==> flow/design.v <==
module spi_transactor (
    input wire clk,
    input wire rst_n,
    input wire spi_clk_rising,
    input wire spi_clk_falling,
    input wire start,
    input wire [7:0] tx_data,
    output reg [7:0] rx_data,
    output reg done,
    output wire active,
    output reg spi_mosi,
    input wire spi_miso
);
    reg [7:0] tx_shift;
    reg [7:0] rx_shift;
    reg [3:0] bit_cnt;
    reg busy;
    assign active = busy;
    always @(posedge clk or negedge rst_n) begin
        if (!rst_n) begin
            spi_mosi <= 1'b1;
            rx_data  <= 8'h00;
            tx_shift <= 8'h00;
            rx_shift <= 8'h00;
            bit_cnt  <= 4'd0;
            done     <= 1'b0;
            busy     <= 1'b0;
        end else begin
            done <= 1'b0;
            if (start && !busy) begin
                busy     <= 1'b1;
                tx_shift <= tx_data;
                rx_shift <= 8'h00;
                bit_cnt  <= 4'd0;
                spi_mosi <= tx_data[7];   
            end
            else if (busy) begin
                if (spi_clk_rising) begin
                    rx_shift <= {rx_shift[6:0], spi_miso};
                    bit_cnt  <= bit_cnt + 1'd1;
                end
                if (spi_clk_falling) begin
                    if (bit_cnt == 4'd8) begin
                        rx_data  <= rx_shift;
                        done     <= 1'b1;
                        busy     <= 1'b0;
                        spi_mosi <= 1'b1;
                    end else begin
                        tx_shift <= {tx_shift[6:0], 1'b0};
                        spi_mosi <= tx_shift[6];
                    end
                end
            end
        end
    end
endmodule
module SD_Controller (
    input  wire        clk,
    input  wire        rst_n,
    input  wire [511:0] write_data,
    input  wire        write_data_ready,
    output reg  [511:0] read_data,
    output reg         read_ready,
    output reg         ready,
    output wire        spi_clk,
    output wire        spi_cs_n,
    output wire        spi_mosi,
    input  wire        spi_miso
);
parameter CLK_DIV            = 5;
parameter POWERUP_CLK_CYCLES = 80;
parameter CMD_RETRY_MAX      = 2000;
parameter BLOCK_BYTES        = 64;
parameter READ_TIMEOUT       = 1024;
reg [3:0] clk_div_cnt;
reg       spi_clk_reg;
reg       spi_clk_rise_reg;
reg       spi_clk_fall_reg;
wire      spi_active;
assign    spi_clk = spi_clk_reg;
always @(posedge clk or negedge rst_n) begin
    if (!rst_n) begin
        clk_div_cnt       <= 4'd0;
        spi_clk_reg       <= 1'b0;
        spi_clk_rise_reg  <= 1'b0;
        spi_clk_fall_reg  <= 1'b0;
    end else begin
        spi_clk_rise_reg  <= 1'b0;
        spi_clk_fall_reg  <= 1'b0;
        if (!spi_active) begin
            clk_div_cnt       <= 4'd0;
            spi_clk_reg       <= 1'b0;
        end else if (clk_div_cnt == (CLK_DIV-1)) begin
            clk_div_cnt       <= 4'd0;
            spi_clk_reg       <= ~spi_clk_reg;
            if (~spi_clk_reg) spi_clk_rise_reg <= 1'b1;
            else              spi_clk_fall_reg <= 1'b1;
        end else begin
            clk_div_cnt <= clk_div_cnt + 1'd1;
        end
    end
end
reg        tx_start;
reg  [7:0] tx_data;
wire [7:0] rx_data;
wire       tx_done;
wire       spi_mosi_wire;
assign     spi_mosi = spi_mosi_wire;
spi_transactor u_spi (
    .clk            (clk),
    .rst_n          (rst_n),
    .spi_clk_rising (spi_clk_rise_reg),
    .spi_clk_falling(spi_clk_fall_reg),
    .start          (tx_start),
    .tx_data        (tx_data),
    .rx_data        (rx_data),
    .done           (tx_done),
    .active         (spi_active),
    .spi_mosi       (spi_mosi_wire),
    .spi_miso       (spi_miso)
);
reg spi_cs_n_reg;
assign spi_cs_n = spi_cs_n_reg;
localparam
    S_IDLE          = 8'd0,
    S_POWERUP       = 8'd1,
    S_CMD0          = 8'd2, S_CMD0_SEND = 8'd3, S_CMD0_WAIT = 8'd4,
    S_CMD8          = 8'd5, S_CMD8_SEND = 8'd6, S_CMD8_WAIT = 8'd7,
    S_CMD59         = 8'd8, S_CMD59_SEND = 8'd9, S_CMD59_WAIT = 8'd10,
    S_CMD55         = 8'd11, S_CMD55_SEND = 8'd12, S_CMD55_WAIT = 8'd13,
    S_ACMD41        = 8'd14, S_ACMD41_SEND = 8'd15, S_ACMD41_WAIT = 8'd16,
    S_CMD58         = 8'd17, S_CMD58_SEND = 8'd18, S_CMD58_WAIT = 8'd19,
    S_CMD16         = 8'd20, S_CMD16_SEND = 8'd21, S_CMD16_WAIT = 8'd22,
    S_READ_CMD      = 8'd23, S_READ_SEND = 8'd24, S_READ_WAIT = 8'd25,
    S_READ_TOKEN    = 8'd26,
    S_READ_DATA     = 8'd27,
    S_WRITE_WAIT    = 8'd28,
    S_WRITE_CMD     = 8'd29, S_WRITE_SEND = 8'd30, S_WRITE_RWAIT = 8'd31,
    S_WRITE_TOKEN   = 8'd32,
    S_WRITE_DATA    = 8'd33,
    S_WRITE_RESP    = 8'd34,
    S_WRITE_BUSY    = 8'd35,
    S_ERROR         = 8'd99;
reg [15:0] powerup_cnt;
reg [15:0] retry_cnt;
reg [15:0] byte_cnt;
reg  [6:0] block_idx;
reg [15:0] timeout;
reg        waiting;
reg        is_sd2;
reg  [7:0] r7_resp[0:4];
reg [31:0] block_addr;
wire [7:0] write_byte;
reg  [7:0] rx_byte;
reg        resp_valid;
reg  [3:0] resp_idx;
reg  [7:0] resp_retry_cnt;
reg [15:0] resp_timeout_cnt;
reg  [7:0] resp_mask;
reg  [7:0] resp_value;
reg  [3:0] resp_bytes_needed;
reg  [7:0] next_state_after_resp;
integer i;
assign write_byte = write_data[511 - 8*block_idx[5:0] -: 8];
always @(posedge clk or negedge rst_n) begin
    if (!rst_n) rx_byte <= 8'hFF;
    else if (tx_done) rx_byte <= rx_data;
end
reg [7:0] state;
always @(posedge clk or negedge rst_n) begin
    if (!rst_n) begin
        state            <= S_IDLE;
        spi_cs_n_reg     <= 1'b1;
        tx_start         <= 1'b0;
        ready            <= 1'b0;
        read_ready       <= 1'b0;
        powerup_cnt      <= 16'd0;
        retry_cnt        <= 16'd0;
        byte_cnt         <= 16'd0;
        block_idx        <= 7'd0;
        timeout          <= 16'd0;
        waiting          <= 1'b0;
        is_sd2           <= 1'b0;
        block_addr       <= 32'd0;
        read_data        <= 512'd0;
        resp_idx         <= 4'd0;
        resp_valid       <= 1'b0;
        resp_retry_cnt   <= 8'd0;
        resp_timeout_cnt <= 16'd0;
        for (i = 0; i < 5; i = i + 1) r7_resp[i] <= 8'd0;
    end else begin
        tx_start   <= 1'b0;
        read_ready <= 1'b0;
        resp_valid <= 1'b0;
        case (state)
            S_IDLE: begin
                ready        <= 1'b0;
                spi_cs_n_reg <= 1'b1;
                state        <= S_POWERUP;
            end
            S_POWERUP: begin
                spi_cs_n_reg <= 1'b1;
                if (powerup_cnt < POWERUP_CLK_CYCLES) begin
                    if (!waiting) begin
                        tx_data  <= 8'hFF;
                        tx_start <= 1'b1;
                        waiting  <= 1'b1;
                    end else if (tx_done) begin
                        waiting     <= 1'b0;
                        powerup_cnt <= powerup_cnt + 1'd1;
                    end
                end else begin
                    state <= S_CMD0;
                end
            end
            S_CMD0: begin
                spi_cs_n_reg <= 1'b0;
                byte_cnt     <= 16'd0;
                waiting      <= 1'b0;
                resp_retry_cnt <= 8'd0;
                resp_timeout_cnt <= 16'd0;
                state        <= S_CMD0_SEND;
            end
            S_CMD0_SEND: begin
                if (!waiting && byte_cnt < 6) begin
                    case (byte_cnt)
                        0: tx_data <= 8'h40;
                        1: tx_data <= 8'h00;
                        2: tx_data <= 8'h00;
                        3: tx_data <= 8'h00;
                        4: tx_data <= 8'h00;
                        5: tx_data <= 8'h95;
                    endcase
                    tx_start <= 1'b1;
                    waiting  <= 1'b1;
                    byte_cnt <= byte_cnt + 1'd1;
                end else if (tx_done && waiting) begin
                    waiting <= 1'b0;
                    if (byte_cnt == 6) begin
                        resp_mask          <= 8'hFF;
                        resp_value         <= 8'h01;
                        resp_bytes_needed  <= 4'd1;
                        next_state_after_resp <= S_CMD8;
                        state              <= S_CMD0_WAIT;
                    end
                end
            end
            S_CMD0_WAIT: begin
                if (!waiting) begin
                    tx_data  <= 8'hFF;
                    tx_start <= 1'b1;
                    waiting  <= 1'b1;
                    resp_timeout_cnt <= resp_timeout_cnt + 1'd1;
                end else if (tx_done) begin
                    waiting <= 1'b0;
                    if (rx_byte != 8'hFF) begin
                        resp_timeout_cnt <= 16'd0;
                        if ((rx_byte & resp_mask) == resp_value) begin
                            r7_resp[0] <= rx_byte;
                            state      <= next_state_after_resp;
                        end else resp_retry_cnt <= resp_retry_cnt + 1'd1;
                    end else if (resp_timeout_cnt > 16'd1000) begin
                        resp_retry_cnt <= resp_retry_cnt + 1'd1;
                    end
                    if (resp_retry_cnt >= 8'd10) begin
                        retry_cnt <= retry_cnt + 1'd1;
                        if (retry_cnt > CMD_RETRY_MAX) state <= S_ERROR;
                        else state <= S_CMD0;
                    end
                end
            end
            S_CMD8: begin
                spi_cs_n_reg <= 1'b0;
                byte_cnt     <= 16'd0;
                waiting      <= 1'b0;
                resp_retry_cnt <= 8'd0;
                resp_timeout_cnt <= 16'd0;
                state        <= S_CMD8_SEND;
            end
            S_CMD8_SEND: begin
                if (!waiting && byte_cnt < 6) begin
                    case (byte_cnt)
                        0: tx_data <= 8'h48;
                        1: tx_data <= 8'h00;
                        2: tx_data <= 8'h00;
                        3: tx_data <= 8'h01;
                        4: tx_data <= 8'hAA;
                        5: tx_data <= 8'h87;
                    endcase
                    tx_start <= 1'b1;
                    waiting  <= 1'b1;
                    byte_cnt <= byte_cnt + 1'd1;
                end else if (tx_done && waiting) begin
                    waiting <= 1'b0;
                    if (byte_cnt == 6) begin
                        resp_mask          <= 8'hFF;
                        resp_value         <= 8'h01;
                        resp_bytes_needed  <= 4'd5;
                        next_state_after_resp <= S_CMD59;
                        resp_idx           <= 4'd0;
                        state              <= S_CMD8_WAIT;
                    end
                end
            end
            S_CMD8_WAIT: begin
                if (!waiting) begin
                    tx_data  <= 8'hFF;
                    tx_start <= 1'b1;
                    waiting  <= 1'b1;
                    resp_timeout_cnt <= resp_timeout_cnt + 1'd1;
                end else if (tx_done) begin
                    waiting <= 1'b0;
                    if (rx_byte != 8'hFF) begin
                        resp_timeout_cnt <= 16'd0;
                        if ((rx_byte & resp_mask) == resp_value) begin
                            r7_resp[resp_idx] <= rx_byte;
                            if (resp_idx == resp_bytes_needed-1) begin
                                if (r7_resp[0]==8'h01 && r7_resp[3]==8'h01 && r7_resp[4]==8'hAA)
                                    is_sd2 <= 1'b1;
                                state <= next_state_after_resp;
                            end else begin
                                resp_idx <= resp_idx + 1'd1;
                            end
                        end else resp_retry_cnt <= resp_retry_cnt + 1'd1;
                    end else if (resp_timeout_cnt > 16'd1000) begin
                        resp_retry_cnt <= resp_retry_cnt + 1'd1;
                    end
                    if (resp_retry_cnt >= 8'd10) begin
                        retry_cnt <= retry_cnt + 1'd1;
                        if (retry_cnt > CMD_RETRY_MAX) state <= S_ERROR;
                        else state <= S_CMD0;
                    end
                end
            end
            S_CMD59: begin
                spi_cs_n_reg <= 1'b0;
                byte_cnt     <= 16'd0;
                waiting      <= 1'b0;
                state        <= S_CMD59_SEND;
            end
            S_CMD59_SEND: begin
                if (!waiting && byte_cnt < 6) begin
                    case (byte_cnt)
                        0: tx_data <= 8'h7B;
                        1: tx_data <= 8'h00;
                        2: tx_data <= 8'h00;
                        3: tx_data <= 8'h00;
                        4: tx_data <= 8'h00;
                        5: tx_data <= 8'h01;
                    endcase
                    tx_start <= 1'b1;
                    waiting  <= 1'b1;
                    byte_cnt <= byte_cnt + 1'd1;
                end else if (tx_done && waiting) begin
                    waiting <= 1'b0;
                    if (byte_cnt == 6) begin
                        resp_mask          <= 8'hFF;
                        resp_value         <= 8'h00;
                        resp_bytes_needed  <= 4'd1;
                        next_state_after_resp <= S_CMD55;
                        state              <= S_CMD59_WAIT;
                    end
                end
            end
            S_CMD59_WAIT: begin
                if (!waiting) begin
                    tx_data  <= 8'hFF;
                    tx_start <= 1'b1;
                    waiting  <= 1'b1;
                    resp_timeout_cnt <= resp_timeout_cnt + 1'd1;
                end else if (tx_done) begin
                    waiting <= 1'b0;
                    if (rx_byte != 8'hFF) begin
                        resp_timeout_cnt <= 16'd0;
                        if ((rx_byte & resp_mask) == resp_value) begin
                            state <= next_state_after_resp;
                        end else resp_retry_cnt <= resp_retry_cnt + 1'd1;
                    end else if (resp_timeout_cnt > 16'd1000) begin
                        resp_retry_cnt <= resp_retry_cnt + 1'd1;
                    end
                    if (resp_retry_cnt >= 8'd10) begin
                        retry_cnt <= retry_cnt + 1'd1;
                        if (retry_cnt > CMD_RETRY_MAX) state <= S_ERROR;
                        else state <= S_CMD0;
                    end
                end
            end
            S_CMD55: begin
                spi_cs_n_reg <= 1'b0;
                byte_cnt     <= 16'd0;
                waiting      <= 1'b0;
                state        <= S_CMD55_SEND;
            end
            S_CMD55_SEND: begin
                if (!waiting && byte_cnt < 6) begin
                    case (byte_cnt)
                        0: tx_data <= 8'h77;
                        1: tx_data <= 8'h00;
                        2: tx_data <= 8'h00;
                        3: tx_data <= 8'h00;
                        4: tx_data <= 8'h00;
                        5: tx_data <= 8'h65;
                    endcase
                    tx_start <= 1'b1;
                    waiting  <= 1'b1;
                    byte_cnt <= byte_cnt + 1'd1;
                end else if (tx_done && waiting) begin
                    waiting <= 1'b0;
                    if (byte_cnt == 6) begin
                        resp_mask          <= 8'hFF;
                        resp_value         <= 8'h01;
                        resp_bytes_needed  <= 4'd1;
                        next_state_after_resp <= S_ACMD41;
                        state              <= S_CMD55_WAIT;
                    end
                end
            end
            S_CMD55_WAIT: begin
                if (!waiting) begin
                    tx_data  <= 8'hFF;
                    tx_start <= 1'b1;
                    waiting  <= 1'b1;
                    resp_timeout_cnt <= resp_timeout_cnt + 1'd1;
                end else if (tx_done) begin
                    waiting <= 1'b0;
                    if (rx_byte != 8'hFF) begin
                        resp_timeout_cnt <= 16'd0;
                        if ((rx_byte & resp_mask) == resp_value) begin
                            state <= next_state_after_resp;
                        end else resp_retry_cnt <= resp_retry_cnt + 1'd1;
                    end else if (resp_timeout_cnt > 16'd1000) begin
                        resp_retry_cnt <= resp_retry_cnt + 1'd1;
                    end
                    if (resp_retry_cnt >= 8'd10) begin
                        retry_cnt <= retry_cnt + 1'd1;
                        if (retry_cnt > CMD_RETRY_MAX) state <= S_ERROR;
                        else state <= S_CMD0;
                    end
                end
            end
            S_ACMD41: begin
                spi_cs_n_reg <= 1'b0;
                byte_cnt     <= 16'd0;
                waiting      <= 1'b0;
                retry_cnt    <= retry_cnt + 1'd1;
                if (retry_cnt > CMD_RETRY_MAX) state <= S_ERROR;
                else state <= S_ACMD41_SEND;
            end
            S_ACMD41_SEND: begin
                if (!waiting && byte_cnt < 6) begin
                    case (byte_cnt)
                        0: tx_data <= 8'h69;
                        1: tx_data <= is_sd2 ? 8'h40 : 8'h00;
                        2: tx_data <= 8'h00;
                        3: tx_data <= 8'h00;
                        4: tx_data <= 8'h00;
                        5: tx_data <= 8'h01;
                    endcase
                    tx_start <= 1'b1;
                    waiting  <= 1'b1;
                    byte_cnt <= byte_cnt + 1'd1;
                end else if (tx_done && waiting) begin
                    waiting <= 1'b0;
                    if (byte_cnt == 6) begin
                        resp_mask          <= 8'hFF;
                        resp_value         <= 8'h00;
                        resp_bytes_needed  <= 4'd1;
                        next_state_after_resp <= S_CMD58;
                        state              <= S_ACMD41_WAIT;
                    end
                end
            end
            S_ACMD41_WAIT: begin
                if (!waiting) begin
                    tx_data  <= 8'hFF;
                    tx_start <= 1'b1;
                    waiting  <= 1'b1;
                    resp_timeout_cnt <= resp_timeout_cnt + 1'd1;
                end else if (tx_done) begin
                    waiting <= 1'b0;
                    if (rx_byte != 8'hFF) begin
                        resp_timeout_cnt <= 16'd0;
                        if ((rx_byte & resp_mask) == resp_value) begin
                            state <= next_state_after_resp;
                        end else resp_retry_cnt <= resp_retry_cnt + 1'd1;
                    end else if (resp_timeout_cnt > 16'd1000) begin
                        resp_retry_cnt <= resp_retry_cnt + 1'd1;
                    end
                    if (resp_retry_cnt >= 8'd10) begin
                        retry_cnt <= retry_cnt + 1'd1;
                        if (retry_cnt > CMD_RETRY_MAX) state <= S_ERROR;
                        else state <= S_CMD0;
                    end
                end
            end
            S_CMD58: begin
                spi_cs_n_reg <= 1'b0;
                byte_cnt     <= 16'd0;
                waiting      <= 1'b0;
                state        <= S_CMD58_SEND;
            end
            S_CMD58_SEND: begin
                if (!waiting && byte_cnt < 6) begin
                    case (byte_cnt)
                        0: tx_data <= 8'h7A;
                        1: tx_data <= 8'h00;
                        2: tx_data <= 8'h00;
                        3: tx_data <= 8'h00;
                        4: tx_data <= 8'h00;
                        5: tx_data <= 8'hFF;
                    endcase
                    tx_start <= 1'b1;
                    waiting  <= 1'b1;
                    byte_cnt <= byte_cnt + 1'd1;
                end else if (tx_done && waiting) begin
                    waiting <= 1'b0;
                    if (byte_cnt == 6) begin
                        resp_mask          <= 8'hFF;
                        resp_value         <= 8'h00;
                        resp_bytes_needed  <= 4'd5;
                        next_state_after_resp <= S_CMD16;
                        resp_idx           <= 4'd0;
                        state              <= S_CMD58_WAIT;
                    end
                end
            end
            S_CMD58_WAIT: begin
                if (!waiting) begin
                    tx_data  <= 8'hFF;
                    tx_start <= 1'b1;
                    waiting  <= 1'b1;
                    resp_timeout_cnt <= resp_timeout_cnt + 1'd1;
                end else if (tx_done) begin
                    waiting <= 1'b0;
                    if (rx_byte != 8'hFF) begin
                        resp_timeout_cnt <= 16'd0;
                        if ((rx_byte & resp_mask) == resp_value) begin
                            r7_resp[resp_idx] <= rx_byte;
                            if (resp_idx == resp_bytes_needed-1) state <= next_state_after_resp;
                            else resp_idx <= resp_idx + 1'd1;
                        end else resp_retry_cnt <= resp_retry_cnt + 1'd1;
                    end else if (resp_timeout_cnt > 16'd1000) begin
                        resp_retry_cnt <= resp_retry_cnt + 1'd1;
                    end
                    if (resp_retry_cnt >= 8'd10) begin
                        retry_cnt <= retry_cnt + 1'd1;
                        if (retry_cnt > CMD_RETRY_MAX) state <= S_ERROR;
                        else state <= S_CMD0;
                    end
                end
            end
            S_CMD16: begin
                spi_cs_n_reg <= 1'b0;
                byte_cnt     <= 16'd0;
                waiting      <= 1'b0;
                state        <= S_CMD16_SEND;
            end
            S_CMD16_SEND: begin
                if (!waiting && byte_cnt < 6) begin
                    case (byte_cnt)
                        0: tx_data <= 8'h50;
                        1: tx_data <= 8'h00;
                        2: tx_data <= 8'h00;
                        3: tx_data <= 8'h00;
                        4: tx_data <= 8'h40;    
                        5: tx_data <= 8'hFF;
                    endcase
                    tx_start <= 1'b1;
                    waiting  <= 1'b1;
                    byte_cnt <= byte_cnt + 1'd1;
                end else if (tx_done && waiting) begin
                    waiting <= 1'b0;
                    if (byte_cnt == 6) begin
                        resp_mask          <= 8'hFF;
                        resp_value         <= 8'h00;
                        resp_bytes_needed  <= 4'd1;
                        next_state_after_resp <= S_READ_CMD;
                        state              <= S_CMD16_WAIT;
                    end
                end
            end
            S_CMD16_WAIT: begin
                if (!waiting) begin
                    tx_data  <= 8'hFF;
                    tx_start <= 1'b1;
                    waiting  <= 1'b1;
                    resp_timeout_cnt <= resp_timeout_cnt + 1'd1;
                end else if (tx_done) begin
                    waiting <= 1'b0;
                    if (rx_byte != 8'hFF) begin
                        resp_timeout_cnt <= 16'd0;
                        if ((rx_byte & resp_mask) == resp_value) begin
                            state <= next_state_after_resp;
                        end else resp_retry_cnt <= resp_retry_cnt + 1'd1;
                    end else if (resp_timeout_cnt > 16'd1000) begin
                        resp_retry_cnt <= resp_retry_cnt + 1'd1;
                    end
                    if (resp_retry_cnt >= 8'd10) begin
                        retry_cnt <= retry_cnt + 1'd1;
                        if (retry_cnt > CMD_RETRY_MAX) state <= S_ERROR;
                        else state <= S_CMD0;
                    end
                end
            end
            S_READ_CMD: begin
                spi_cs_n_reg <= 1'b0;
                byte_cnt     <= 16'd0;
                block_idx    <= 7'd0;
                timeout      <= 16'd0;
                read_data    <= 512'd0;
                waiting      <= 1'b0;
                state        <= S_READ_SEND;
            end
            S_READ_SEND: begin
                if (!waiting && byte_cnt < 6) begin
                    case (byte_cnt)
                        0: tx_data <= 8'h51;
                        1: tx_data <= block_addr[23:16];
                        2: tx_data <= block_addr[15:8];
                        3: tx_data <= block_addr[7:0];
                        4: tx_data <= 8'h00;
                        5: tx_data <= 8'h01;
                    endcase
                    tx_start <= 1'b1;
                    waiting  <= 1'b1;
                    byte_cnt <= byte_cnt + 1'd1;
                end else if (tx_done && waiting) begin
                    waiting <= 1'b0;
                    if (byte_cnt == 6) begin
                        resp_mask          <= 8'hFF;
                        resp_value         <= 8'h00;
                        resp_bytes_needed  <= 4'd1;
                        next_state_after_resp <= S_READ_TOKEN;
                        state              <= S_READ_WAIT;
                    end
                end
            end
            S_READ_WAIT: begin
                if (!waiting) begin
                    tx_data  <= 8'hFF;
                    tx_start <= 1'b1;
                    waiting  <= 1'b1;
                    resp_timeout_cnt <= resp_timeout_cnt + 1'd1;
                end else if (tx_done) begin
                    waiting <= 1'b0;
                    if (rx_byte != 8'hFF) begin
                        resp_timeout_cnt <= 16'd0;
                        if ((rx_byte & resp_mask) == resp_value) begin
                            state <= next_state_after_resp;
                        end else resp_retry_cnt <= resp_retry_cnt + 1'd1;
                    end else if (resp_timeout_cnt > 16'd1000) begin
                        resp_retry_cnt <= resp_retry_cnt + 1'd1;
                    end
                    if (resp_retry_cnt >= 8'd10) begin
                        retry_cnt <= retry_cnt + 1'd1;
                        if (retry_cnt > CMD_RETRY_MAX) state <= S_ERROR;
                        else state <= S_CMD0;
                    end
                end
            end
            S_READ_TOKEN: begin
                if (!waiting) begin
                    tx_data  <= 8'hFF;
                    tx_start <= 1'b1;
                    waiting  <= 1'b1;
                end else if (tx_done) begin
                    waiting <= 1'b0;
                    if (rx_byte == 8'hFE) begin
                        block_idx <= 7'd0;
                        state     <= S_READ_DATA;
                    end else begin
                        timeout <= timeout + 1'd1;
                        if (timeout > READ_TIMEOUT) state <= S_ERROR;
                    end
                end
            end
            S_READ_DATA: begin
                if (!waiting) begin
                    tx_data  <= 8'hFF;
                    tx_start <= 1'b1;
                    waiting  <= 1'b1;
                end else if (tx_done) begin
                    waiting <= 1'b0;
                    read_data[511 - 8*block_idx -: 8] <= rx_byte;
                    if (block_idx == 7'd63) state <= S_WRITE_WAIT;
                    else block_idx <= block_idx + 1'd1;
                end
            end
            S_WRITE_WAIT: begin
                ready <= 1'b1;
                if (write_data_ready) begin
                    ready        <= 1'b0;
                    spi_cs_n_reg <= 1'b0;
                    byte_cnt     <= 16'd0;
                    block_idx    <= 7'd0;
                    waiting      <= 1'b0;
                    state        <= S_WRITE_CMD;
                end
            end
            S_WRITE_CMD: begin
                state <= S_WRITE_SEND;
            end
            S_WRITE_SEND: begin
                if (!waiting && byte_cnt < 6) begin
                    case (byte_cnt)
                        0: tx_data <= 8'h58;
                        1: tx_data <= block_addr[23:16];
                        2: tx_data <= block_addr[15:8];
                        3: tx_data <= block_addr[7:0];
                        4: tx_data <= 8'h00;
                        5: tx_data <= 8'h01;
                    endcase
                    tx_start <= 1'b1;
                    waiting  <= 1'b1;
                    byte_cnt <= byte_cnt + 1'd1;
                end else if (tx_done && waiting) begin
                    waiting <= 1'b0;
                    if (byte_cnt == 6) begin
                        resp_mask          <= 8'hFF;
                        resp_value         <= 8'h00;
                        resp_bytes_needed  <= 4'd1;
                        next_state_after_resp <= S_WRITE_TOKEN;
                        state              <= S_WRITE_RWAIT;
                    end
                end
            end
            S_WRITE_RWAIT: begin
                if (!waiting) begin
                    tx_data  <= 8'hFF;
                    tx_start <= 1'b1;
                    waiting  <= 1'b1;
                    resp_timeout_cnt <= resp_timeout_cnt + 1'd1;
                end else if (tx_done) begin
                    waiting <= 1'b0;
                    if (rx_byte != 8'hFF) begin
                        resp_timeout_cnt <= 16'd0;
                        if ((rx_byte & resp_mask) == resp_value) begin
                            state <= next_state_after_resp;
                        end else resp_retry_cnt <= resp_retry_cnt + 1'd1;
                    end else if (resp_timeout_cnt > 16'd1000) begin
                        resp_retry_cnt <= resp_retry_cnt + 1'd1;
                    end
                    if (resp_retry_cnt >= 8'd10) begin
                        retry_cnt <= retry_cnt + 1'd1;
                        if (retry_cnt > CMD_RETRY_MAX) state <= S_ERROR;
                        else state <= S_CMD0;
                    end
                end
            end
            S_WRITE_TOKEN: begin
                if (!waiting) begin
                    tx_data  <= 8'hFE;
                    tx_start <= 1'b1;
                    waiting  <= 1'b1;
                end else if (tx_done) begin
                    waiting <= 1'b0;
                    state   <= S_WRITE_DATA;
                end
            end
            S_WRITE_DATA: begin
                if (!waiting) begin
                    tx_data  <= write_byte;
                    tx_start <= 1'b1;
                    waiting  <= 1'b1;
                end else if (tx_done) begin
                    waiting <= 1'b0;
                    if (block_idx == 7'd63) state <= S_WRITE_RESP;
                    else block_idx <= block_idx + 1'd1;
                end
            end
            S_WRITE_RESP: begin
                if (!waiting) begin
                    tx_data  <= 8'hFF;
                    tx_start <= 1'b1;
                    waiting  <= 1'b1;
                end else if (tx_done) begin
                    waiting <= 1'b0;
                    if ((rx_byte & 8'h1F) == 8'h05) state <= S_WRITE_BUSY;
                end
            end
            S_WRITE_BUSY: begin
                if (!waiting) begin
                    tx_data  <= 8'hFF;
                    tx_start <= 1'b1;
                    waiting  <= 1'b1;
                end else if (tx_done) begin
                    waiting <= 1'b0;
                    if (rx_byte == 8'hFF) begin
                        block_addr <= block_addr + 32'd64;
                        spi_cs_n_reg <= 1'b1;
                        read_ready   <= 1'b1;
                        state        <= S_READ_CMD;
                    end
                end
            end
            S_ERROR: begin
                ready        <= 1'b0;
                spi_cs_n_reg <= 1'b1;
            end
            default: state <= S_ERROR;
        endcase
    end
end
endmodule
module regfile_1024bit (
    input  wire         clk,        
    input  wire         rw,         
    input  wire         sel,        
    input  wire [511:0] data_in,    
    output reg  [511:0] data_out    
);
    reg [1023:0] regfile;
    always @(posedge clk) begin
        if (rw) begin
            if (sel) begin
                regfile[1023:512] <= data_in;   
            end else begin
                regfile[511:0]   <= data_in;    
	    end
        end else begin
            if (sel) begin
                data_out <= regfile[1023:512];  
            end else begin 
                data_out <= regfile[511:0];     
       	    end 
	end
    end
endmodule
module xorEncr (clk, rst, start, rw_flag, done,
sd_data_in, sd_data_out, sd_data_valid, sd_ready, 
reg_file_rw, reg_file_sel, reg_file_data_out);
    parameter DATA_WIDTH = 512; 
    parameter KEY_WIDTH = 512; 
    input wire clk;
    input wire rst;
    input wire start;  
    input wire rw_flag;  
    output wire done;  
    input wire [DATA_WIDTH-1:0] sd_data_in;  
    output reg [DATA_WIDTH-1:0] sd_data_out;  
    input wire sd_data_valid;  
    input wire sd_ready;  
    output reg reg_file_rw;  
    output reg reg_file_sel;  
    input wire [KEY_WIDTH-1:0] reg_file_data_out;  
    localparam IDLE            = 4'b0000;
    localparam READ_DATA       = 4'b0001;
    localparam READ_KEY        = 4'b0010;
    localparam WAIT_KEY        = 4'b0011;
    localparam ENCRYPT         = 4'b0100;
    localparam WRITE_ENCRYPTED = 4'b0101;
    localparam READ_ENCRYPTED  = 4'b0110;
    localparam DECRYPT         = 4'b0111;
    localparam WRITE_DECRYPTED = 4'b1000;
    localparam DONE_STATE      = 4'b1001;
    reg [3:0] state, next_state;
    reg [DATA_WIDTH-1:0] data_buffer;       
    reg [KEY_WIDTH-1:0] key_buffer;         
    reg [DATA_WIDTH-1:0] result_buffer;     
    assign done = (state == DONE_STATE);   
    always @(posedge clk) begin
        if (rst) begin
            state <= IDLE;
            data_buffer <= {DATA_WIDTH{1'b0}};
            key_buffer <= {KEY_WIDTH{1'b0}};
            result_buffer <= {DATA_WIDTH{1'b0}};
        end else begin
            state <= next_state;
            case (state)
                READ_DATA: begin
                    if (sd_data_valid)
                        data_buffer <= sd_data_in;   
                end
                READ_ENCRYPTED: begin
                    if (sd_data_valid)
                        data_buffer <= sd_data_in;   
                end
                WAIT_KEY: begin
                    key_buffer <= reg_file_data_out;   
                end
                ENCRYPT: begin
                    result_buffer <= data_buffer ^ key_buffer;   
                end
                DECRYPT: begin
                    result_buffer <= data_buffer ^ key_buffer;   
                end
            endcase
        end
    end
    always @(*) begin
        next_state = state;
        sd_data_out = result_buffer;
        reg_file_rw = 1'b0;
        reg_file_sel = 1'b0;
        case (state)
            IDLE: begin
                if (start) begin
                    if (rw_flag == 1'b1)
                        next_state = READ_DATA;       
                    else
                        next_state = READ_ENCRYPTED;  
                end
            end
            READ_DATA: begin
                if (sd_data_valid)
                    next_state = READ_KEY;
            end
            READ_KEY: begin
                reg_file_rw = 1'b0;    
                reg_file_sel = 1'b0;   
                next_state = WAIT_KEY;
            end
            WAIT_KEY: begin
                next_state = ENCRYPT;
            end
            ENCRYPT: begin
                next_state = WRITE_ENCRYPTED;
            end
            WRITE_ENCRYPTED: begin
                sd_data_out = result_buffer;   
                if (sd_ready)
                    next_state = DONE_STATE;
            end
            READ_ENCRYPTED: begin
                if (sd_data_valid)
                    next_state = READ_KEY;
            end
            DECRYPT: begin
                next_state = WRITE_DECRYPTED;
            end
            WRITE_DECRYPTED: begin
                sd_data_out = result_buffer;   
                if (sd_ready)
                    next_state = DONE_STATE;
            end
            DONE_STATE: begin
                next_state = IDLE;
            end
            default: begin
                next_state = IDLE;
            end
        endcase
    end
endmodule
module sd_encr_device (
    input wire clk,                     
    input wire rst,                     
    input wire start,                   
    input wire rw_flag,                 
    output wire done,                   
    output wire sd_clk,
    output wire sd_cs_n,
    output wire sd_mosi,
    input  wire sd_miso,
    input wire key_rw,                  
    input wire key_sel,                 
    input wire [511:0] key_data_in,     
    output wire [511:0] key_data_out    
);
    wire sd_ready;
    wire sd_read_ready;
    wire sd_write_data_ready;
    wire [511:0] sd_data_in;
    wire [511:0] sd_data_out;
    reg xor_start;
    wire xor_done;
    wire [511:0] xor_sd_data_in;
    wire xor_sd_data_valid;
    wire xor_sd_ready;
    wire [511:0] xor_sd_data_out;
    wire reg_file_rw;
    wire reg_file_sel;
    wire [511:0] reg_file_data_out;
    reg sd_write_trigger;
    SD_Controller u_sd_controller (
        .clk              (clk),
        .rst_n            (~rst),
        .write_data       (sd_data_out),
        .write_data_ready (sd_write_data_ready),
        .read_data        (sd_data_in),
        .read_ready       (sd_read_ready),
        .ready            (sd_ready),
        .spi_clk          (sd_clk),
        .spi_cs_n         (sd_cs_n),
        .spi_mosi         (sd_mosi),
        .spi_miso         (sd_miso)
    );
    xorEncr #(
        .DATA_WIDTH(512),
        .KEY_WIDTH(512)
    ) u_xor_encr (
        .clk              (clk),
        .rst              (rst),
        .start            (xor_start),
        .rw_flag          (rw_flag),
        .done             (xor_done),
        .sd_data_in       (xor_sd_data_in),
        .sd_data_out      (xor_sd_data_out),
        .sd_data_valid    (xor_sd_data_valid),
        .sd_ready         (xor_sd_ready),
        .reg_file_rw      (reg_file_rw),
        .reg_file_sel     (reg_file_sel),
        .reg_file_data_out(reg_file_data_out)
    );
    regfile_1024bit u_regfile (
        .clk        (clk),
        .rw         (key_rw | reg_file_rw),         
        .sel        (key_sel & ~reg_file_rw),       
        .data_in    (key_data_in),
        .data_out   (key_data_out)
    );
    assign reg_file_data_out = key_data_out;
    localparam T_IDLE        = 3'd0;
    localparam T_WAIT_SD     = 3'd1;
    localparam T_TRIGGER_XOR = 3'd2;
    localparam T_WAIT_XOR    = 3'd3;
    localparam T_TRIGGER_SD  = 3'd4;
    localparam T_DONE        = 3'd5;
    reg [2:0] top_state, top_next;
    always @(posedge clk or posedge rst) begin
        if (rst)
            top_state <= T_IDLE;
        else
            top_state <= top_next;
    end
    always @(*) begin
        top_next = top_state;
        xor_start = 1'b0;
        sd_write_trigger = 1'b0;
        case (top_state)
            T_IDLE: begin
                if (start && sd_ready) begin
                    top_next = T_WAIT_SD;
                end
            end
            T_WAIT_SD: begin
                if (rw_flag) begin  
                    if (sd_ready)
                        top_next = T_TRIGGER_XOR;
                end else begin 
                    top_next = T_TRIGGER_XOR;
                end
            end
            T_TRIGGER_XOR: begin
                xor_start = 1'b1;
                top_next = T_WAIT_XOR;
            end
            T_WAIT_XOR: begin
                if (xor_done) begin
                    if (rw_flag)  
                        top_next = T_TRIGGER_SD;
                    else         
                        top_next = T_TRIGGER_SD;
                end
            end
            T_TRIGGER_SD: begin
                sd_write_trigger = 1'b1;
                if (sd_ready)
                    top_next = T_DONE;
            end
            T_DONE: begin
                top_next = T_IDLE;
            end
            default: top_next = T_IDLE;
        endcase
    end
    assign xor_sd_data_in    = sd_data_in;
    assign xor_sd_data_valid = sd_ready;
    assign xor_sd_ready      = sd_ready;
    assign sd_data_out       = xor_sd_data_out;
    assign sd_write_data_ready = sd_write_trigger;
    assign done = (top_state == T_DONE);
endmodule
==> reports on sd_encr_device <==
======== From RTL to reports: sd_encr_device ========
Module sd_encr_device before and after one edit of its RTL, step after step.
Lines under "unedited" count in the file above, lines under "edited" in the edited file.
"difference" is "edited" less "unedited", of the values as shown; "relative change" is that difference over "unedited", in percent.
Library cell names are shortened.
Not given: -
inputs
  top module .............................. sd_encr_device
  clock ................................... clk
  standard-cell library ................... sky130hd
  library corner .......................... tt_025C_1v80

======== The edit ========
Unified diff, file above to edited file.
This change comes from a script, not from a designer. No optimisation was intended, and the edited design may behave differently.
begin of diff
@@ -569,5 +569,5 @@
                     waiting  <= 1'b1;
                     byte_cnt <= byte_cnt + 1'd1;
-                end else if (tx_done && waiting) begin
+                end else begin
                     waiting <= 1'b0;
                     if (byte_cnt == 6) begin
end of diff

======== Word-level counts ========
Source: Yosys, flattened and elaborated. Widths are those after wreduce. Registers that Yosys merges into a memory's read port (data or address) are not register bits. Print and check cells do not count.
bit counts
  what                   unedited  edited  difference  relative change (%)
  register bits          3840      3840    0           0.00
  input bits             519       519     0           0.00
  output and inout bits  516       516     0           0.00
  word-level cells       619       617     -2          -0.32
cells by class
  what                              unedited  edited  difference  relative change (%)
  add/sub/neg operators             19        19      0           0.00
  $lt $le $gt $ge                   6         6       0           0.00
  equality and inequality tests     194       190     -4          -2.06
  shifts and indexed selects        3         3       0           0.00
  multiplexer cells                 259       260     +1          +0.39
  bitwise operators                 10        10      0           0.00
  reductions and logical operators  84        85      +1          +1.19
operators by type and width
  operator                                                                  unedited  edited  difference  relative change (%)
  2-bit by 1-bit inequality test with 1-bit output (second input constant)  73        69      -4          -5.48
  8-bit 2-to-1 mux                                                          137       136     -1          -0.73
  4-bit 2-to-1 mux                                                          22        23      +1          +4.55
  8-bit case mux with 3-bit select                                          4         5       +1          +25.00
  4-bit case mux with 2-bit select                                          2         1       -1          -50.00
  7-bit OR reduction                                                        2         1       -1          -50.00
  1-bit case mux with 5-bit select                                          1         0       -1          -100.00
  29-bit AND reduction                                                      1         0       -1          -100.00
  56-bit AND reduction                                                      1         0       -1          -100.00
  8-bit OR reduction                                                        1         2       +1          +100.00
  1-bit case mux with 6-bit select                                          0         1       +1          -
  4-bit case mux with 3-bit select                                          0         1       +1          -
  28-bit AND reduction                                                      0         1       +1          -
  55-bit AND reduction                                                      0         1       +1          -
  5-bit OR reduction                                                        0         1       +1          -
  1-bit 2-to-1 mux                                                          35        35      0           0.00
  2-bit inequality test (second input constant)                             30        30      0           0.00
  8-bit by 5-bit == test with 1-bit output (second input constant)          16        16      0           0.00
  7-bit 2-to-1 mux                                                          14        14      0           0.00
  16-bit 2-to-1 mux                                                         11        11      0           0.00
  2-bit OR reduction                                                        9         9       0           0.00
  8-bit by 4-bit == test with 1-bit output (second input constant)          8         8       0           0.00
  3-bit by 1-bit inequality test with 1-bit output (second input constant)  8         8       0           0.00
  2-bit nonzero test                                                        8         8       0           0.00
  4-bit AND reduction                                                       7         7       0           0.00
  1-bit logical AND                                                         6         6       0           0.00
  3-bit 2-to-1 mux                                                          6         6       0           0.00
  16-bit by 1-bit adder with 16-bit output (second input constant)          5         5       0           0.00
The list need not be complete.

======== Depth ========
Depth = most cells in a row (Yosys ltp): at word level without a register or memory, in the mapped netlist without a sequential cell, where the memories' decode and read muxes count.
depth
  what                          unedited  edited  difference  relative change (%)
  depth after elaboration       11        11      0           0.00
  ABC_AREA                      0         0       -           -
  depth in mapped cells         13        16      +3          +23.08
  depth with buffers taken out  11        12      +1          +9.09

======== Synthesis result ========
Source: synth_stat.txt of the flow (Yosys; design flattened, memories mapped). It holds for the ABC_AREA given above (unset counts as 0); a run with the other value may have another netlist.
cell types
  cell type  unedited  edited  difference  relative change (%)
  nand2_1    1185      1478    +293        +24.73
  a22o_1     525       262     -263        -50.10
  o21ai_0    71        288     +217        +305.63
  and2_1     36        95      +59         +163.89
  mux2i_1    570       530     -40         -7.02
  o21ai_1    8         41      +33         +412.50
  nor2_2     32        0       -32         -100.00
  nor2_1     1183      1157    -26         -2.20
  o221ai_1   26        0       -26         -100.00
  mux4_2     120       145     +25         +20.83
  mux2_2     537       560     +23         +4.28
  a22oi_1    17        39      +22         +129.41
  xor2_1     21        42      +21         +100.00
  inv_1      43        60      +17         +39.53
  buf_4      17        32      +15         +88.24
  or3_1      23        9       -14         -60.87
  a21oi_1    624       611     -13         -2.08
  nor4_1     14        26      +12         +85.71
The list need not be complete.
synthesis totals
  what                              unedited  edited    difference  relative change (%)
  mapped cells                      11076     11401     +325        +2.93
  chip area (Yosys) (sq um)         143182.3  144233.3  +1051.0     +0.73
  area of sequential cells (sq um)  95495.3   95705.5   +210.2      +0.22
  flip-flop cells                   3815      3822      +7          +0.18
  buffer cells                      694       715       +21         +3.03
The figures by module come from a second, unflattened synthesis with its own total; it is not the netlist above.
unflattened totals
  what                                  unedited  edited    difference  relative change (%)
  cells (unflattened synthesis)         11015     11524     +509        +4.62
  area (unflattened synthesis) (sq um)  154044.0  155394.0  +1350.0     +0.88
Each row is one instance without its submodules.
by module, unedited
  module           instances  cells  area (sq um)  seq. area (sq um)
  xorEncr          1          6121   64708.3       30929.7
  regfile_1024bit  1          2108   54307.1       46124.2
  SD_Controller    1          2671   33404.5       17563.1
  spi_transactor   1          95     1392.6        752.0
  sd_encr_device   1          20     231.5         151.4
by module, edited
  module           instances  cells  area (sq um)  seq. area (sq um)
  xorEncr          1          6121   64708.3       30929.7
  regfile_1024bit  1          2108   54307.1       46124.2
  SD_Controller    1          3180   34754.6       17773.3
  spi_transactor   1          95     1392.6        752.0
  sd_encr_device   1          20     231.5         151.4

======== Timing after synthesis ========
OpenSTA on the mapped netlist: ideal clock, no wires. The path of least setup slack (recovery checks aside). Input and output delay are each 20% of the period. Register names are those of the netlist, which keeps one name where synthesis merged equal registers.
path after synthesis
  what                               unedited                  edited                    difference  relative change (%)
  path type                          input to register         input to register         -           -
  start point                        in key_rw                 in key_rw                 -           -
  end point                          reg u_regfile.regfile[0]  reg u_regfile.regfile[0]  -           -
  clock period (ns)                  10.0                      10.0                      0.0         0.00
  input delay (ns)                   2.000                     2.000                     0.000       0.00
  setup time (ns)                    7.973                     7.973                     0.000       -
  launch time at the first pin (ns)  2.000                     2.000                     0.000       0.00
  arrival (ns)                       74.331                    74.331                    0.000       0.00
  data required time (ns)            2.027                     2.027                     0.000       0.00
  path slack (ns)                    -72.305                   -72.305                   0.000       -
  path delay (ns)                    80.304                    80.304                    0.000       0.00
  stages on the path                 2                         2                         0           0.00
  path buffers                       0                         0                         0           -
  synthesis period reached (ns)      82.305                    82.305                    0.000       0.00
"path delay" is the arrival time less input delay plus setup time.
"stages on the path" counts driving pins, that of a launching flip-flop among them; a cell with two outputs on the path counts twice.
"synthesis period reached" = period - worst setup slack (recovery checks aside). The figure is calculated, with input and output delays left at 20% of the set period.
Between the ends stands the longest chain of elaborated cells between them, by number of cells; it is not shown to be the way that was timed. Of several equally long chains one is given.
A line is the first line of the expression or statement that the cell stems from. Yosys adds cells for indexed reads and writes and turns some case tables into memories.
between the ends, after synthesis, unedited
  path through ............................ inv_1 nor2_1
  cells in the longest elaborated chain ... 1
  elaborated cells on any way between the ends .. 1
  RTL lines with such cells ............... 0
  classes of those cells .................. 1 x reduce/logical
RTL lines, path after synthesis, unedited
  what                 line  RTL
  start: declaration   955   input wire key_rw,
  2-bit AND reduction  -
  end: assignment      818   regfile[511:0]   <= data_in;
  end: declaration     812   reg [1023:0] regfile;
between the ends, after synthesis, edited
  path through ............................ inv_1 nor2_1
  cells in the longest elaborated chain ... 1
  elaborated cells on any way between the ends .. 1
  RTL lines with such cells ............... 0
  classes of those cells .................. 1 x reduce/logical
RTL lines, path after synthesis, edited
  what                 line  RTL
  start: declaration   955   input wire key_rw,
  2-bit AND reduction  -
  end: assignment      818   regfile[511:0]   <= data_in;
  end: declaration     812   reg [1023:0] regfile;

======== Timing after layout ========
From the final timing report of the runs of pair A: the path of least setup slack in the routed layout; clock arrival at registers is part of the times.
path after layout
  what                               unedited                            edited                              difference  relative change (%)
  path type                          register to register                register to register                -           -
  start point                        reg u_sd_controller.block_idx[0]    reg u_sd_controller.block_idx[0]    -           -
  end point                          reg u_sd_controller.read_data[363]  reg u_sd_controller.read_data[506]  -           -
  clock period (ns)                  7.04                                7.04                                0.00        0.00
  setup time (ns)                    0.11                                0.11                                0.00        -
  launch time at the first pin (ns)  0.96                                0.96                                0.00        0.00
  arrival (ns)                       6.49                                6.90                                +0.41       +6.32
  data required time (ns)            7.84                                7.86                                +0.02       +0.26
  path slack (ns)                    1.36                                0.96                                -0.40       -
  stages on the path                 12                                  13                                  +1          +8.33
  path buffers                       0                                   0                                   0           -
Between the ends stands the longest chain of elaborated cells between them, by number of cells; it is not shown to be the way that was timed. Of several equally long chains one is given.
At most two assigning lines are given for a register; there are more.
Where a signal picks the word or bit written, the line may be left out of the assigning lines.
between the ends, after layout, unedited
  path through ............................ dfrtp_4 ha_1 nand3_1 or3_1 ha_1 nor4_1 a22oi_1 nor4_2 nand2_2 nor2_4 a21oi_1 a22o_1
  cells in the longest elaborated chain ... 11
  elaborated cells on any way between the ends .. 12
  RTL lines with such cells ............... 4
  classes of those cells .................. 4 x add/sub; 2 x shift; 3 x mux; 3 x logic
RTL lines, path after layout, unedited
  what                                                line  RTL
  start: declaration                                  147   reg  [6:0] block_idx;
  start: assignment                                   686   else block_idx <= block_idx + 1'd1;
  start: assignment                                   768   else block_idx <= block_idx + 1'd1;
  9-bit by 10-bit subtractor with 11-bit output       684   read_data[511 - 8*block_idx -: 8] <= rx_byte;
  32-bit by 1-bit adder with 32-bit output            684
  32-bit by 4-bit subtractor with 32-bit output       684
  32-bit negation with 33-bit output                  684
  8-bit by 33-bit variable shift with 512-bit output  684
  512-bit NOT                                         684
  512-bit AND                                         684
  512-bit OR                                          684
  512-bit 2-to-1 mux                                  682   end else if (tx_done) begin
  512-bit 2-to-1 mux                                  678   if (!waiting) begin
  512-bit case mux with 2-bit select                  195   case (state)
  end: assignment                                     185   read_data        <= 512'd0;
  end: assignment                                     610   read_data    <= 512'd0;
  end: declaration                                    62    output reg  [511:0] read_data,
between the ends, after layout, edited
  path through ............................ dfrtp_4 ha_1 nand2_1 nor3_1 inv_1 ha_1 or4b_1 nor3_2 mux2i_2 or4b_1 nor2_8 a21oi_1 a22o_1
  cells in the longest elaborated chain ... 11
  elaborated cells on any way between the ends .. 12
  RTL lines with such cells ............... 4
  classes of those cells .................. 4 x add/sub; 2 x shift; 3 x mux; 3 x logic
RTL lines, path after layout, edited
  what                                                line  RTL
  start: declaration                                  147   reg  [6:0] block_idx;
  start: assignment                                   686   else block_idx <= block_idx + 1'd1;
  start: assignment                                   768   else block_idx <= block_idx + 1'd1;
  9-bit by 10-bit subtractor with 11-bit output       684   read_data[511 - 8*block_idx -: 8] <= rx_byte;
  32-bit by 1-bit adder with 32-bit output            684
  32-bit by 4-bit subtractor with 32-bit output       684
  32-bit negation with 33-bit output                  684
  8-bit by 33-bit variable shift with 512-bit output  684
  512-bit NOT                                         684
  512-bit AND                                         684
  512-bit OR                                          684
  512-bit 2-to-1 mux                                  682   end else if (tx_done) begin
  512-bit 2-to-1 mux                                  678   if (!waiting) begin
  512-bit case mux with 2-bit select                  195   case (state)
  end: assignment                                     185   read_data        <= 512'd0;
  end: assignment                                     610   read_data    <= 512'd0;
  end: declaration                                    62    output reg  [511:0] read_data,

======== Flow runs ========
Runs of the flow (Yosys, OpenROAD) on both versions; the two runs of a pair have the same settings. The constraints put input and output delay at 20% of the set period each and load the outputs with 0.01 pF.
flow settings, pair A
  CORE_UTILIZATION ........................ 45
  PLACE_DENSITY_LB_ADDON .................. 0.2
  period_ns ............................... 7.04
  CAP_MARGIN .............................. 20
  CORE_MARGIN ............................. 2
  SLEW_MARGIN ............................. 20
results, pair A
  what                                            unedited  edited    difference  relative change (%)
  netlist area reported by Yosys (sq um)          143182.3  144233.3  +1051.0     +0.73
  full die area (sq um)                           322709.0  325065.0  +2356.0     +0.73
  standard-cell area of the final layout (sq um)  171057.0  172031.0  +974.0      +0.57
  post-layout utilization (%)                     53.9      54.0      +0.1        -
  worst setup slack after layout (ns)             1.356     0.957     -0.399      -
  post-route setup TNS (ns)                       0.000     0.000     0.000       -
  final worst hold slack (ns)                     0.379     0.378     -0.001      -
  total power after layout (mW)                   47.276    47.117    -0.159      -0.34
  clock period achieved (ns)                      5.684     6.083     +0.399      +7.02
flow settings, pair B
  ABC_AREA ................................ 1
  CORE_MARGIN ............................. 7
  CORE_UTILIZATION ........................ 39
  HOLD_SLACK_MARGIN ....................... 0.09
  MIN_ROUTING_LAYER ....................... met1
  PLACE_DENSITY_LB_ADDON .................. 0.12
  SETUP_SLACK_MARGIN ...................... 2.57
  SLEW_MARGIN ............................. 35
  period_ns ............................... 10.7
  CAP_MARGIN .............................. 20
results, pair B
  what                                            unedited  edited    difference  relative change (%)
  netlist area reported by Yosys (sq um)          154917.3  154780.9  -136.4      -0.09
  full die area (sq um)                           415065.0  414710.0  -355.0      -0.09
  standard-cell area of the final layout (sq um)  183869.0  184473.0  +604.0      +0.33
  post-layout utilization (%)                     46.5      46.7      +0.2        -
  worst setup slack after layout (ns)             5.048     5.160     +0.112      -
  post-route setup TNS (ns)                       0.000     0.000     0.000       -
  final worst hold slack (ns)                     0.366     0.376     +0.010      -
  total power after layout (mW)                   31.368    31.961    +0.593      +1.89
  clock period achieved (ns)                      5.652     5.540     -0.112      -1.98
"clock period achieved" is the run's clock period less its worst setup slack. It is reckoned from that one timing run; input and output delays stay at 20% of the period that was set.
"total power after layout" rests on the timing tool's default activity at the inputs, not on a simulated workload.
